==> flow/design.v <==
module InputProcessor (
    input clk,               
    input [2:0] switches,    
    input confirm_key1,       
input confirm_key2,
    input reset_key,       
    output reg [2:0] column, 
    output reg confirm1,       
output reg confirm2,
    output reg reset        
);
    always @(posedge clk) begin
        column <= switches; 
    end
    always @(posedge clk) begin
        confirm1 <= !confirm_key1; 
	confirm2 <= !confirm_key2;
        reset <= !reset_key;      
    end
endmodule
module gameLogic(
    input clk,
    input reset,
    input [2:0] column,
    input player,
    input confirm_move,
    output reg [1:0] win,
    output reg [1:0] winner
);
    reg [83:0] grid;
    reg [83:0] grid_next;
    reg token_placed;
    reg confirm_prev;
    reg [1:0] win_next;
    wire [1:0] token = player ? 2'b01 : 2'b10;
    wire place = confirm_move && !confirm_prev;
    integer i, j;
function automatic [1:0] checkWin(input [83:0] g, input [1:0] playerToken);
    integer col, row, count, i;
begin
    checkWin = 2'b00;
    for (row = 0; row < 6; row = row + 1) begin
        count = 0;
        for (col = 0; col < 7; col = col + 1) begin
            if (g[(col*6+row)*2 +: 2] == playerToken) begin
                count = count + 1;
                if (count == 4) begin
                    checkWin = 2'b01;
                end
            end else count = 0;
        end
    end
    for (col = 0; col < 7; col = col + 1) begin
        count = 0;
        for (row = 0; row < 6; row = row + 1) begin
            if (g[(col*6+row)*2 +: 2] == playerToken) begin
                count = count + 1;
                if (count == 4) begin
                    checkWin = 2'b01;
                end
            end else count = 0;
        end
    end
    for (row = 0; row < 3; row = row + 1) begin
        for (col = 0; col < 4; col = col + 1) begin
            count = 0;
            for (i = 0; i < 4; i = i + 1) begin
                if (g[((col+i)*6+(row+i))*2 +: 2] == playerToken) begin
                    count = count + 1;
                    if (count == 4) begin
                        checkWin = 2'b01;
                    end
                end else count = 0;
            end
        end
    end
    for (row = 3; row < 6; row = row + 1) begin
        for (col = 0; col < 4; col = col + 1) begin
            count = 0;
            for (i = 0; i < 4; i = i + 1) begin
                if (g[((col+i)*6+(row-i))*2 +: 2] == playerToken) begin
                    count = count + 1;
                    if (count == 4) begin
                        checkWin = 2'b01;
                    end
                end else count = 0;
            end
        end
    end
end
endfunction
    always @* begin
        grid_next = grid;
        token_placed = 0;
        for (i = 0; i < 7; i = i + 1) begin
            if (column == i) begin
                for (j = 0; j < 6; j = j + 1) begin
                    if (!token_placed && grid[(i*6+j)*2 +: 2] == 2'b00) begin
                        grid_next[(i*6+j)*2 +: 2] = token;
                        token_placed = 1;
                    end
                end
            end
        end
        win_next = checkWin(grid_next, token);
    end
    always @(posedge clk) begin
        confirm_prev <= confirm_move;
    end
    always @(posedge clk or posedge reset) begin
        if (reset) begin
            grid <= 84'd0;
            win <= 2'b00;
            winner <= 2'b00;
        end else if (place && token_placed) begin
            grid <= grid_next;
            win <= win_next;
            winner <= win_next[0] ? token : 2'b00;
        end
    end
endmodule
module control(
    input clk,                 
    input reset,               
    input [2:0] column_select, 
    input confirm_move1,
    input confirm_move2,       
    output reg [1:0] current_player, 
    output reg game_over,      
	 output [1:0] winner
);
    parameter IDLE_STATE = 3'b000,
              PLAYER1_TURN = 3'b001,
              PLAYER2_TURN = 3'b010,
              CHECK_MOVE = 3'b011,
				  win_state = 3'b100;
    reg [2:0] state; 
wire confirm_move = (current_player==2'b01)?confirm_move1:confirm_move2;
    wire [1:0]win;
    gameLogic game_logic(
        .clk(clk),
        .reset(reset),
        .column(column_select),
        .player(current_player == 2'b01), 
        .confirm_move(confirm_move),
        .win(win),
		  .winner(winner)
    );
    always @(posedge clk or posedge reset) begin
        if (reset) begin
            state <= IDLE_STATE;
            current_player <= 2'b01;  
            game_over <= 0;
        end
        else begin
            case (state)
                IDLE_STATE: begin
                    if (confirm_move) begin
                        state <= CHECK_MOVE;
                    end
                end
                PLAYER1_TURN: begin
                    if (confirm_move) begin
                        state <= CHECK_MOVE;
                    end
                end
                PLAYER2_TURN: begin
                    if (confirm_move) begin
                        state <= CHECK_MOVE;
                    end
                end
                CHECK_MOVE: begin
                    if (win) begin
                        state <= win_state; 
                    end else begin
                        current_player <= (current_player == 2'b01) ? 2'b10 : 2'b01;
                        state <= (current_player == 2'b01) ? PLAYER1_TURN : PLAYER2_TURN;
                    end
                end
					 win_state: begin
					 game_over <= 1; 
					 end
                default: state <= IDLE_STATE;
            endcase
        end
    end
endmodule
module TopLevelModule(
    input clk,                    
    input [2:0] switches,        
    input confirm_key1,   
input confirm_key2,     
    input reset_key,            
    output [1:0] player_led,     
    output [1:0] winner_led           
);
    wire [2:0] column_select;
    wire confirm_move1;
wire confirm_move2;
    wire reset_game;
    wire [1:0] current_player;
    wire game_over;
    InputProcessor input_proc(
        .clk(clk),
        .switches(switches),
        .confirm_key1(confirm_key1),
        .confirm_key2(confirm_key2),
        .reset_key(reset_key),
        .column(column_select),
        .confirm1(confirm_move1),
.confirm2(confirm_move2),
        .reset(reset_game)
    );
    control control_unit(
        .clk(clk),
        .reset(reset_game),
        .column_select(column_select),
        .confirm_move1(confirm_move1),
        .confirm_move2(confirm_move2),
        .current_player(current_player),
        .game_over(game_over), .winner(winner_led)
    );
    assign player_led = current_player;
endmodule
== From RTL to reports: TopLevelModule ==
Tool output for the design above, in the order of the flow.
Lines are those of the file above, counted from 1.
Cell names lack the library's common part.
A cell with n/a has no value.
Design
  top: TopLevelModule
  clock port: clk
  cell library: sky130hd
  corner: tt_025C_1v80

== After elaboration ==
Counts by Yosys on the flattened word-level netlist (proc, flatten, opt, wreduce; memories kept). Register bits leave out memories and registers merged into their read ports (data or address). Print and check cells are left out.
Word-level totals
  flip-flop bits (word level): 100
  bits of input ports: 7
  output and inout port bits: 4
  cells after elaboration: 1063
Cells by class
  add/sub/neg operators: 133
  equality and inequality tests: 187
  multiplexer cells: 595
  bitwise operators: 2
  reduce/logical cells: 136
Operators with widths (number)
  adder 32 x 2 -> 32 bit with constant B: 133
  == test 32 x 4 -> 1 bit with constant B: 133
  two-way mux 32 bit: 106
  two-way mux 2 bit: 372
  two-way mux 1 bit: 114
  == test 2 bit: 42
  logical NOT 2 bit: 42
  logical NOT 1 bit: 45
  logical AND 1 bit: 43
  == test 3 x 2 -> 1 bit with constant B: 4
  == test 3 bit with constant B: 4
  case mux 3 bit (select 3 bit): 1
  == test 3 x 1 -> 1 bit with constant B: 2
  logical NOT 3 bit: 2
  two-way mux 3 bit: 2
  AND reduction 2 bit: 2
  OR reduction 3 bit: 1
  NOT 1 bit: 2
  == test 2 x 1 -> 1 bit with constant B: 1
  != test 2 x 1 -> 1 bit with constant B: 1
  nonzero test 2 bit: 1

== Depth ==
Depth = most cells in a row (Yosys ltp): at word level without a register or memory, in the mapped netlist without a sequential cell, where the memories' decode and read muxes count.
Logic depth
  word-level depth: 424
  ABC_AREA: 0
  mapped depth: 21
  gate-level depth less buffers: 17

== Mapped cells and area ==
Source: synth_stat.txt of the flow (Yosys; design flattened, memories mapped). It holds for the ABC_AREA given above (unset counts as 0); a run with the other value may have another netlist.
Synthesis totals
  cells in the netlist: 881
  cell area after synthesis: 7707.4 um2
  area of sequential cells: 2469.9 um2
  mapped flip-flops: 100
  buffer cells: 31
Cells by type
  dfrtp_1: number 91, total area 2.28E+03 um2
  ha_1: number 40, total area 500.48 um2
  nor2_1: number 122, total area 457.939 um2
  a21o_1: number 37, total area 277.766 um2
  o31ai_1: number 37, total area 277.766 um2
  mux2i_1: number 22, total area 220.211 um2
  inv_1: number 56, total area 210.202 um2
  and2_1: number 31, total area 193.936 um2
  a31o_2: number 20, total area 175.168 um2
  o41ai_1: number 18, total area 157.651 um2
  nor3_1: number 30, total area 150.144 um2
  nand2_1: number 38, total area 142.637 um2
  dfxtp_1: number 7, total area 140.134 um2
  and3_1: number 21, total area 131.376 um2
  o22ai_1: number 17, total area 106.352 um2
  a21oi_1: number 19, total area 95.091 um2
  o21ai_0: number 18, total area 90.086 um2
  nor2b_1: number 13, total area 81.328 um2
Other cell types: 72; their cells: 244.
By module: a second synthesis without flattening, with its own total; a netlist apart from the flattened one above.
Unflattened totals
  cells (unflattened synthesis): 964
  area (unflattened synthesis): 8021.4 um2
Each row is one instance without its submodules.
Modules
  gameLogic: times used 1, cells 929, area 7572.3 um2
  control: times used 1, cells 26, area 317.8 um2
  InputProcessor: times used 1, cells 9, area 131.4 um2
  TopLevelModule: times used 1, cells 0, area 0.0 um2

== Path before layout ==
Path of least setup slack by OpenSTA after synthesis, without wires, with an ideal clock, recovery checks aside; 20% of the period is set as input and as output delay. Where synthesis merged equal registers, the netlist keeps one of their names.
Timing path after synthesis
  kind: flip-flop to flip-flop
  start: register control_unit.current_player[0]
  end: register control_unit.game_logic.win[0]
  clock period: 10.0 ns
  time at the first pin: 0.000 ns
  data arrival time: 4.538 ns
  path slack: 5.327 ns
  delay of the path: 4.673 ns
  driving pins on the path: 21
  path buffers: 3
  synthesis period reached: 4.673 ns
"delay of the path" = arrival - input delay + setup time.
"driving pins on the path" counts driving pins, that of a launching flip-flop among them; a cell with two outputs on the path counts twice.
"synthesis period reached" = period - worst setup slack (recovery checks aside). The figure is calculated, with input and output delays left at 20% of the set period.
The rows between start and end are the longest chain of elaborated cells between them; the timing report does not say that the signal goes this way. Where chains are equally long, one stands for them.
A line is the first line of the expression or statement that the cell stems from. Yosys adds cells for indexed reads and writes and turns some case tables into memories.
Between the ends, after synthesis
  cell sequence: dfstp_2 clkbuf_1 nand2b_1 buf_2 buf_1 a221o_1 nor2_1 ha_1 and2_1 ha_1 and2_1 ha_1 and2_1 ha_1 o2111ai_1 nor2_1 o211ai_1 o2111ai_1 or4_1 nor4_4 a21oi_1
  cells in the longest elaborated chain: 294
  elaborated cells between the ends (all ways): 816
Ends and longest elaborated chain, after synthesis
  start, declared: RTL line 128  | output reg [1:0] current_player,
  start, assigned: RTL line 152  | current_player <= 2'b01;
  start, assigned: RTL line 176  | current_player <= (current_player == 2'b01) ? 2'b10 : 2'b01;
  == test 2 x 1 -> 1 bit: RTL line 144  | .player(current_player == 2'b01),
  two-way mux 2 bit: RTL line 35  | wire [1:0] token = player ? 2'b01 : 2'b10;
  two-way mux 2 bit: RTL line 98  | if (!token_placed && grid[(i*6+j)*2 +: 2] == 2'b00) begin
  two-way mux 2 bit: RTL line 96  | if (column == i) begin
  == test 2 bit: RTL line 45  | if (g[(col*6+row)*2 +: 2] == playerToken) begin
  two-way mux 1 bit: RTL line 45
  adder 32 x 2 -> 32 bit: RTL line 46  | count = count + 1;
  [... 280 more ...]
  two-way mux 2 bit: RTL line 81  | if (g[((col+i)*6+(row-i))*2 +: 2] == playerToken) begin
  two-way mux 2 bit: RTL line 83  | if (count == 4) begin
  two-way mux 2 bit: RTL line 81
  two-way mux 2 bit: RTL line 83
  two-way mux 2 bit: RTL line 81
  two-way mux 2 bit: RTL line 83
  two-way mux 2 bit: RTL line 81
  end, assigned: RTL line 113  | win <= 2'b00;
  end, assigned: RTL line 117  | win <= win_next;
  end, declared: RTL line 27  | output reg [1:0] win,

== Worst path after layout ==
Path of least setup slack in the final report of entry A (OpenROAD, finished layout, wires in). Where an end is a register, its clock arrival counts in the times.
Timing path after layout
  kind: flip-flop to flip-flop
  start: register control_unit.current_player[0]
  end: register control_unit.game_logic.winner[1]
  clock period: 10.0 ns
  time at the first pin: 0.36 ns
  data arrival time: 5.83 ns
  path slack: 4.40 ns
  driving pins on the path: 19
  path buffers: 1
The rows between start and end are the longest chain of elaborated cells between them; the timing report does not say that the signal goes this way. Where chains are equally long, one stands for them.
Between the ends, after layout
  cell sequence: dfstp_2 nor2b_4 buf_4 nor2_1 a221o_1 nor2_1 ha_1 and3_1 ha_1 and2_1 ha_1 and2_1 ha_1 a32oi_1 and4_1 nand4_1 or4_1 nor4_4 a21oi_1
  cells in the longest elaborated chain: 295
  elaborated cells between the ends (all ways): 817
Ends and longest elaborated chain, after layout
  start, declared: RTL line 128  | output reg [1:0] current_player,
  start, assigned: RTL line 152  | current_player <= 2'b01;
  start, assigned: RTL line 176  | current_player <= (current_player == 2'b01) ? 2'b10 : 2'b01;
  == test 2 x 1 -> 1 bit: RTL line 144  | .player(current_player == 2'b01),
  two-way mux 2 bit: RTL line 35  | wire [1:0] token = player ? 2'b01 : 2'b10;
  two-way mux 2 bit: RTL line 98  | if (!token_placed && grid[(i*6+j)*2 +: 2] == 2'b00) begin
  two-way mux 2 bit: RTL line 96  | if (column == i) begin
  == test 2 bit: RTL line 45  | if (g[(col*6+row)*2 +: 2] == playerToken) begin
  two-way mux 1 bit: RTL line 45
  adder 32 x 2 -> 32 bit: RTL line 46  | count = count + 1;
  [... 281 more ...]
  two-way mux 2 bit: RTL line 83  | if (count == 4) begin
  two-way mux 2 bit: RTL line 81  | if (g[((col+i)*6+(row-i))*2 +: 2] == playerToken) begin
  two-way mux 2 bit: RTL line 83
  two-way mux 2 bit: RTL line 81
  two-way mux 2 bit: RTL line 83
  two-way mux 2 bit: RTL line 81
  two-way mux 2 bit: RTL line 118  | winner <= win_next[0] ? token : 2'b00;
  end, assigned: RTL line 114  | winner <= 2'b00;
  end, assigned: RTL line 118
  end, declared: RTL line 28  | output reg [1:0] winner

Stored flow runs of TopLevelModule (4 of them; Yosys, OpenROAD, sky130hd). They differ in their settings and are not a sequence. Constraints: input delay and output delay 20% of the set period each, output load 0.01 pF.
By "achieved clock period (ns)" is meant the clock period of the run minus its worst setup slack. This is arithmetic on one report: input and output delays are still those of the set period (20% each).
"worst setup path time (ns)" is the time allowed to the run's worst setup path (the clock period less input and output delay, where it has them) less its slack. Clock arrival times count: a late capture clock shortens it, a late launch clock lengthens it.
"finish__power__total" is the tool's figure for a default switching activity; nothing was simulated.

settings of entry A
{
  "CORE_UTILIZATION": 40,
  "period_ns": 10.0,
  "CAP_MARGIN": 20,
  "CORE_MARGIN": 2,
  "SLEW_MARGIN": 20
}
report of entry A
yosys chip area after synthesis (um^2): 7707.4
finish__design__die__area: 20394.7
finish__design__instance__utilization: 0.4454
finish__timing__setup__ws: 4.398
finish__timing__setup__tns: 0.000
finish__timing__hold__ws: 0.259
finish__power__total: 2.143e-03
achieved clock period (ns): 5.602
worst setup path time (ns): 5.60
worst setup path kind: flip-flop to flip-flop

settings of entry B
{
  "CORE_MARGIN": 5,
  "CORE_UTILIZATION": 40,
  "HOLD_SLACK_MARGIN": -0.04,
  "SETUP_SLACK_MARGIN": 2.42,
  "period_ns": 10.0,
  "CAP_MARGIN": 20,
  "SLEW_MARGIN": 20
}
report of entry B
yosys chip area after synthesis (um^2): 7707.4
finish__design__die__area: 22144.4
finish__design__instance__utilization: 0.4437
finish__timing__setup__ws: 4.620
finish__timing__setup__tns: 0.000
finish__timing__hold__ws: 0.233
finish__power__total: 2.134e-03
achieved clock period (ns): 5.380
worst setup path time (ns): 5.38
worst setup path kind: flip-flop to flip-flop

settings of entry C
{
  "CELL_PAD_IN_SITES_DETAIL_PLACEMENT": 1,
  "CORE_ASPECT_RATIO": 0.68,
  "GPL_TIMING_DRIVEN": 1,
  "HOLD_SLACK_MARGIN": 0.17,
  "MIN_ROUTING_LAYER": "met2",
  "TNS_END_PERCENT": 80,
  "period_ns": 6.97,
  "CAP_MARGIN": 20,
  "CORE_MARGIN": 2,
  "CORE_UTILIZATION": 40,
  "SLEW_MARGIN": 20
}
report of entry C
yosys chip area after synthesis (um^2): 7707.4
finish__design__die__area: 20415.7
finish__design__instance__utilization: 0.4496
finish__timing__setup__ws: 1.214
finish__timing__setup__tns: 0.000
finish__timing__hold__ws: 0.181
finish__power__total: 3.421e-03
achieved clock period (ns): 5.756
worst setup path time (ns): 5.76
worst setup path kind: flip-flop to flip-flop

settings of entry D
{
  "CAP_MARGIN": 30,
  "CORE_MARGIN": 4,
  "CORE_UTILIZATION": 40,
  "CTS_CLUSTER_SIZE": 19,
  "HOLD_SLACK_MARGIN": -0.04,
  "MIN_ROUTING_LAYER": "met1",
  "PLACE_DENSITY_LB_ADDON": 0.25,
  "SETUP_SLACK_MARGIN": 2.42,
  "period_ns": 10.0,
  "SLEW_MARGIN": 20
}
report of entry D
yosys chip area after synthesis (um^2): 7707.4
finish__design__die__area: 21553.2
finish__design__instance__utilization: 0.4452
finish__timing__setup__ws: 4.622
finish__timing__setup__tns: 0.000
finish__timing__hold__ws: 0.225
finish__power__total: 2.136e-03
achieved clock period (ns): 5.378
worst setup path time (ns): 5.38
worst setup path kind: flip-flop to flip-flop
